==> flow/design.v <==
module badicecream(input         Clk,                 
                             Reset,               
                             frame_clk,           
                input [10:0]   DrawX, DrawY ,    
				input [15:0]   keycode,				  
               	output logic is_BI	,			 
				output logic [10:0] BI_X, BI_Y,
				input logic up_wall, down_wall , left_wall, right_wall,
				output logic [10:0] BI_X_Pos, BI_Y_Pos,
				output logic [5:0] BI_BlkX_Pos, BI_BlkY_Pos
              );
	enum logic[2:0] { 
					 right=3'b000, 
					 left=3'b001,
					 up=3'b010,
					 down=3'b011,
					 Halted=3'b100} Dir, Dir_in, Dir_delayed, Dir_delayed_in;
    parameter [10:0] BI_X_Corner = 11'd64;   
    parameter [10:0] BI_Y_Corner = 11'd95;   
    parameter [5:0] BI_Blk_X_Corner = 6'd1;   
    parameter [5:0] BI_Blk_Y_Corner = 6'd1;   
    parameter [10:0] BI_X_Step = 10'd1;       
    parameter [10:0] BI_Y_Step = 10'd1;       
    parameter  BI_sizeX = 6'd32;         
	parameter  BI_sizeY = 6'd48;
	logic [5:0] frame_counter, per_frame_counter;   
	logic [5:0] frame_counter_in, per_frame_counter_in;
	logic [5:0] pace_counter, pace_counter_in;
    logic [10:0] BI_X_Motion, BI_Y_Motion;
    logic [10:0] BI_X_Pos_in, BI_X_Motion_in, BI_Y_Pos_in, BI_Y_Motion_in;
	logic [5:0] BI_BlkX_Pos_in, BI_BlkY_Pos_in;
	logic [2:0] health;
	assign health = 3'd1;    
    logic frame_clk_delayed, frame_clk_rising_edge;
   always_ff @ (posedge Clk) 
	begin
        frame_clk_delayed <= frame_clk;
        frame_clk_rising_edge <= (frame_clk == 1'b1) && (frame_clk_delayed == 1'b0);
		if (Reset)
		begin
			frame_counter <= 6'b0;
			per_frame_counter <= 6'b0;
		end
		else
		begin
			frame_counter <= frame_counter_in;
			per_frame_counter <=  per_frame_counter_in;
		end
    end
	always_comb
	begin
		frame_counter_in = frame_counter;
		per_frame_counter_in = per_frame_counter;
		if (frame_clk_rising_edge)    
		begin
		per_frame_counter_in = per_frame_counter+6'b1;
		if((per_frame_counter) == 6'b000111)  
			begin
				per_frame_counter_in=6'b0;
				frame_counter_in = frame_counter+6'b1;
				if((frame_counter ) == 6'b100)  
				begin
					frame_counter_in=6'b0;
				end
			end
		end
	end
    always_ff @ (posedge Clk)
    begin
        if (Reset)
        begin
            BI_X_Pos <= BI_X_Corner;
            BI_Y_Pos <= BI_Y_Corner;
			BI_BlkX_Pos <= BI_Blk_X_Corner;
			BI_BlkY_Pos <= BI_Blk_Y_Corner;
            BI_X_Motion <= 10'd0;
            BI_Y_Motion <= 10'd0;
			pace_counter <= 6'd0;
				Dir <= Halted;
				Dir_delayed <= down;
        end
        else
        begin
			pace_counter <= pace_counter_in;
            BI_X_Pos <= BI_X_Pos_in;
            BI_Y_Pos <= BI_Y_Pos_in;
            BI_X_Motion <= BI_X_Motion_in;
            BI_Y_Motion <= BI_Y_Motion_in;
			BI_BlkX_Pos <= BI_BlkX_Pos_in;
			BI_BlkY_Pos <= BI_BlkY_Pos_in;
			Dir <= Dir_in;
			Dir_delayed <= Dir_delayed_in;
        end
    end
    always_comb
    begin
		pace_counter_in = pace_counter;
        BI_X_Pos_in = BI_X_Pos;
        BI_Y_Pos_in = BI_Y_Pos;
		BI_X_Motion_in = BI_X_Motion;
		BI_Y_Motion_in = BI_Y_Motion;
        BI_BlkX_Pos_in = BI_BlkX_Pos;    
        BI_BlkY_Pos_in = BI_BlkY_Pos;
		Dir_in = Dir;
		Dir_delayed_in = Dir_delayed;
		if(health != 0)
		begin
			if (frame_clk_rising_edge)
			begin
            	BI_X_Pos_in = BI_X_Pos + BI_X_Motion_in;
            	BI_Y_Pos_in = BI_Y_Pos + BI_Y_Motion_in;
				if (Dir == Halted)  
				begin
					if ((keycode[7:0] == 8'd26) || ((keycode[15:8] == 8'd26 )))  
					begin
						Dir_delayed_in = up;
						if(up_wall)
						begin
							BI_Y_Motion_in = 0;
							BI_X_Motion_in = 0;
							Dir_in = Halted;
						end
						else
						begin
							BI_Y_Motion_in = -BI_Y_Step;
							BI_X_Motion_in = 0;
							Dir_in = up;	
						end
					end
					else if (((keycode[7:0] == 8'd4) || keycode[15:8] == 8'd4 ))  
						begin
							Dir_delayed_in = left;
							if (left_wall)			
							begin
								BI_X_Motion_in = 0;
								BI_Y_Motion_in = 0;
								Dir_in = Halted;
							end
							else
							begin
								BI_Y_Motion_in = 0;
								BI_X_Motion_in = -BI_X_Step;
								Dir_in = left;
							end
						end
					else if((keycode[7:0] == 8'd22) || ((keycode[15:8] == 8'd22 )))  
						begin
							Dir_delayed_in = down;
							if (down_wall) 
							begin
								BI_Y_Motion_in = 0;
								BI_X_Motion_in = 0;
							Dir_in = Halted;
							end
							else
							begin
								BI_Y_Motion_in = BI_Y_Step;
								BI_X_Motion_in = 0;
								Dir_in = down;
							end
						end
					else if (((keycode[7:0]) == 8'd7) || ((keycode[15:8]) == 8'd7))  
						begin
							Dir_delayed_in = right;
							if(right_wall) 
							begin
								BI_X_Motion_in = 0;
								BI_Y_Motion_in = 0;
								Dir_in = Halted;
							end
							else
							begin
								BI_Y_Motion_in = 0;
								BI_X_Motion_in = BI_X_Step;
								Dir_in = right;	
							end
						end
					else
						begin              
						end
				end
				else  
				begin
					pace_counter_in = pace_counter + 6'd1;
					if(pace_counter == 6'd31)
					begin
						pace_counter_in = 6'd0;
						case(Dir)
							left:
							begin
								BI_BlkX_Pos_in = BI_BlkX_Pos -1;
							end
							right:
							begin
								BI_BlkX_Pos_in = BI_BlkX_Pos +1;
							end
							up:
							begin
								BI_BlkY_Pos_in = BI_BlkY_Pos -1;
							end
							down:
							begin
								BI_BlkY_Pos_in = BI_BlkY_Pos +1;
							end
							default:
							begin
								BI_BlkY_Pos_in = 0;  
							end
						endcase
						Dir_in = Halted;
						BI_Y_Motion_in = 0;
						BI_X_Motion_in = 0;						
					end
				end
			end
        end
    end
    int DistX, DistY, Size;
    assign DistX = DrawX - BI_X_Pos;
    assign DistY = DrawY - BI_Y_Pos;
    always_comb begin
		   if (DistX < BI_sizeX && DistX >= 0 && DistY<=0 && -DistY < BI_sizeY)
		  begin
        is_BI = 1'b1;
				BI_X = DrawX - BI_X_Pos+({5'b0, frame_counter}*32);
				BI_Y = DrawY - BI_Y_Pos+BI_sizeY-1+ Dir_delayed_in*48;
		  end
        else
		  begin
        is_BI = 1'b0;
				BI_X = 0;
				BI_Y = 0;
        end
    end
endmodule
* Tool chain data of badicecream *
What the tools print for badicecream, step after step.
Lines are those of the file above, counted from 1.
Operators: Yosys type, input widths -> output width; for muxes data width and select width s.
Cell names lack the library's common part.
A cell with -- has no value.

set-up
  top = badicecream
  clock input = Clk
  library = sky130hd
  corner = tt_025C_1v80

* After elaboration *
Source: Yosys, flattened and elaborated, memories not mapped. Widths are those after wreduce. Registers that Yosys merges into a memory's read port (data or address) are not register bits. Print and check cells do not count.

cells by class
  equality and inequality tests = 16
  $lt $le $gt $ge = 4
  reductions and logical operators = 17
  $mul = 1
  add/subtract/negate cells = 16
  bitwise gates (word level) = 3
  muxes and demuxes = 39

operators by type and width
  operator               count
  $mux 11                15
  $lt 32x6->1 const B    2
  $mux 3                 16
  $add 11x11->11         3
  $neg 32->32            1
  $eq 8x3->1 const B     4
  $eq 8x5->1 const B     4
  $add 6x1->6 const B    5
  $sub 11x11->12         2
  $pmux 6 s3             1
  $mux 6                 3
  $ge 12x1->1 const B    1
  $le 12x1->1 const B    1
  $sub 6x1->6 const B    2
  $eq 6x3->1 const B     2
  $pmux 6 s2             1
  $sub 11x1->11 const B  1
  $add 11x6->11 const B  1
  $add 11x9->11          1
  $mul 3x2->5 const B    1
  $reduce_and 4->1       2
  $eq 3x2->1 const B     2
  $eq 6x5->1 const B     1
  $ne 5x1->1 const B     1
  $logic_and 1x1->1      4
  $logic_or 1x1->1       4
  $reduce_and 2->1       2
  $reduce_bool 2->1      2

Other operator kinds: 7; their cells: 11.

word-level totals
  output and inout port bits = 57
  bits in registers = 82
  input bits = 45
  elaborated cells = 109

* Longest topological paths *
Depth = most cells in a row (Yosys ltp): at word level without a register or memory, in the mapped netlist without a sequential cell, where the memories' decode and read muxes count.

depth
  depth after elaboration = 11
  ABC_AREA = 0
  mapped depth = 21
  mapped depth without buffers = 20

* Synthesis result *
Yosys stat after the flow's synthesis: flattened, memories mapped to cells. It holds for the ABC_AREA given above (unset counts as 0); a run with the other value may have another netlist.

synthesis totals
  cell area after synthesis = 0.0060008 mm²
  sequential part of the area = 0.0013613 mm²
  buffers = 15
  mapped flip-flops = 68
  cell count = 730

cell types
  type      count
  dfxtp_1   68
  ha_1      81
  xnor2_1   42
  nor2_1    87
  inv_1     60
  xor2_1    23
  a21oi_1   40
  mux2i_1   20
  nand2_1   43
  fa_1      8
  a21o_1    18
  nor3_1    26
  nor2_2    19
  o21ai_0   20
  nand2b_1  15
  nor2b_1   15
  o21a_1    10
  or3_1     12

Other cell types: 46; their cells: 123.

* Path before layout *
OpenSTA on the mapped netlist: ideal clock, no wires. The path of least setup slack (recovery checks aside). Input and output delay are each 20% of the period. Register names are those of the netlist, which keeps one name where synthesis merged equal registers.

timing path after synthesis
  kind = input-to-output
  start point = in DrawY[1]
  end point = out BI_Y[3]
  buffers on the path = 0
  period = 8000 ps
  delay of the path = 4092 ps
  path slack = 708 ps
  stages on the path = 15
  arrival = 5692 ps
  synthesis period reached = 7292 ps

"delay of the path" is the arrival time less input delay plus setup time.
At an output port there is no setup time.
"stages on the path": output pins that drive a net of the path, with the launching flip-flop's if there is one; two outputs of one cell count as two.
"synthesis period reached" = period - worst setup slack (recovery checks aside). The figure is calculated, with input and output delays left at 20% of the set period.
The rows between start and end are the longest chain of elaborated cells between them; the timing report does not say that the signal goes this way. Where chains are equally long, one stands for them.
A line is the first line of the expression or statement that the cell stems from. Yosys adds cells for indexed reads and writes and turns some case tables into memories.

on the way, after synthesis
  cells stage by stage = ha_1 -> nor2b_1 -> o2111a_2 -> nor3_4 -> o21ai_0 -> xor2_1 -> or4_1 -> or4_1 -> ha_1 -> or4b_2 -> nor4_1 -> nand4b_1 -> a221oi_2 -> o2111ai_4 -> nor3_1
  cells in the longest elaborated chain = 5
  elaborated cells between the ends (all ways) = 10
  those cells by class = 5 x add/sub; 2 x compare; 1 x mux; 2 x reduce/logical

RTL lines, path after synthesis
  item            line  RTL
  from (decl)     4     input [10:0]   DrawX, DrawY ,
  $sub 11x11->12  226   BI_Y = DrawY - BI_Y_Pos+BI_sizeY-1+ Dir_delayed_in*48;
  $add 11x6->11   226
  $sub 11x1->11   226
  $add 11x9->11   226
  $mux 11         222   if (DistX < BI_sizeX && DistX >= 0 && DistY<=0 && -DistY < BI_sizeY)
  to (decl)       7     output logic [10:0] BI_X, BI_Y,

* Timing after layout *
Path of least setup slack in the final report of entry B (OpenROAD, finished layout, wires in). Where an end is a register, its clock arrival counts in the times.
The report prints the path's times to 10 ps; the period is as set.

timing path post-layout
  kind = input-to-output
  start point = in DrawY[5]
  end point = out BI_Y[7]
  period = 7100 ps
  buffers on the path = 5
  stages on the path = 18
  arrival = 5800 ps
  path slack = -120 ps

The rows between start and end are the longest chain of elaborated cells between them; the timing report does not say that the signal goes this way. Where chains are equally long, one stands for them.

on the way, post-layout
  cells stage by stage = dlygate4sd2_1 -> ha_2 -> or4_4 -> o22a_1 -> xor2_2 -> or4_4 -> or4_4 -> ha_4 -> or4b_4 -> nor4_2 -> nand4b_1 -> a221oi_2 -> o2111ai_4 -> buf_12 -> buf_12 -> buf_8 -> nor2_4 -> buf_6
  cells in the longest elaborated chain = 5
  elaborated cells between the ends (all ways) = 10
  those cells by class = 5 x add/sub; 2 x compare; 1 x mux; 2 x reduce/logical

RTL lines, path post-layout
  item            line  RTL
  from (decl)     4     input [10:0]   DrawX, DrawY ,
  $sub 11x11->12  226   BI_Y = DrawY - BI_Y_Pos+BI_sizeY-1+ Dir_delayed_in*48;
  $add 11x6->11   226
  $sub 11x1->11   226
  $add 11x9->11   226
  $mux 11         222   if (DistX < BI_sizeX && DistX >= 0 && DistY<=0 && -DistY < BI_sizeY)
  to (decl)       7     output logic [10:0] BI_X, BI_Y,

==> runs of badicecream <==
3 stored runs of badicecream in the flow (synthesis by Yosys, layout by OpenROAD, sky130hd cells), in arbitrary order. Constraints: input delay and output delay 20% of the set period each, output load 0.01 pF.
"time on the worst setup path" is the time allowed to the run's worst setup path (the clock period less input and output delay, where it has them) less its slack. Clock arrival times count: a late capture clock shortens it, a late launch clock lengthens it.
By "overall power" is meant OpenSTA's value without simulated activity: inputs other than the clock are taken to toggle once in ten clock periods, and the tool carries that through the logic.
"time on the worst setup path" is given in steps of 10 ps.
A setting shown as . is not set for that run.
Results: . = not shown.

item                                 entry A  entry B          entry C
ABC_AREA                             0        .                1
CELL_PAD_IN_SITES_DETAIL_PLACEMENT   2        .                2
CORE_UTILIZATION                     55       27               40
GPL_ROUTABILITY_DRIVEN               0        .                0
MAX_ROUTING_LAYER                    met4     met4             met4
PLACE_DENSITY_LB_ADDON               0.19     0.06             .
SLEW_MARGIN                          10       0                30
period_ns                            8.68     7.1              8.0
CAP_MARGIN                           20       15               30
CORE_MARGIN                          2        2                2
CORE_ASPECT_RATIO                    .        1.97             .
CTS_CLUSTER_DIAMETER                 .        317              .
CTS_CLUSTER_SIZE                     .        97               24
MIN_ROUTING_LAYER                    .        met1             .
SETUP_SLACK_MARGIN                   .        0.73             0.2
GPL_TIMING_DRIVEN                    .        .                0
die outline area (mm²)               .        0.0235028        .
chip area in the Yosys report (mm²)  .        0.0060008        .
post-layout utilization (%)          .        39.8             .
worst setup slack after layout (ps)  .        -123             .
worst-case hold slack (ps)           .        389              .
sum of negative setup slack (ps)     .        -1499            .
time on the worst setup path (ps)    .        4380             .
type of the worst setup path         .        input-to-output  .
overall power (µW)                   .        1294             .

Entry A: incomplete, placement halted on DPL-0033
Entry C: incomplete, clock tree synthesis halted on DPL-0033
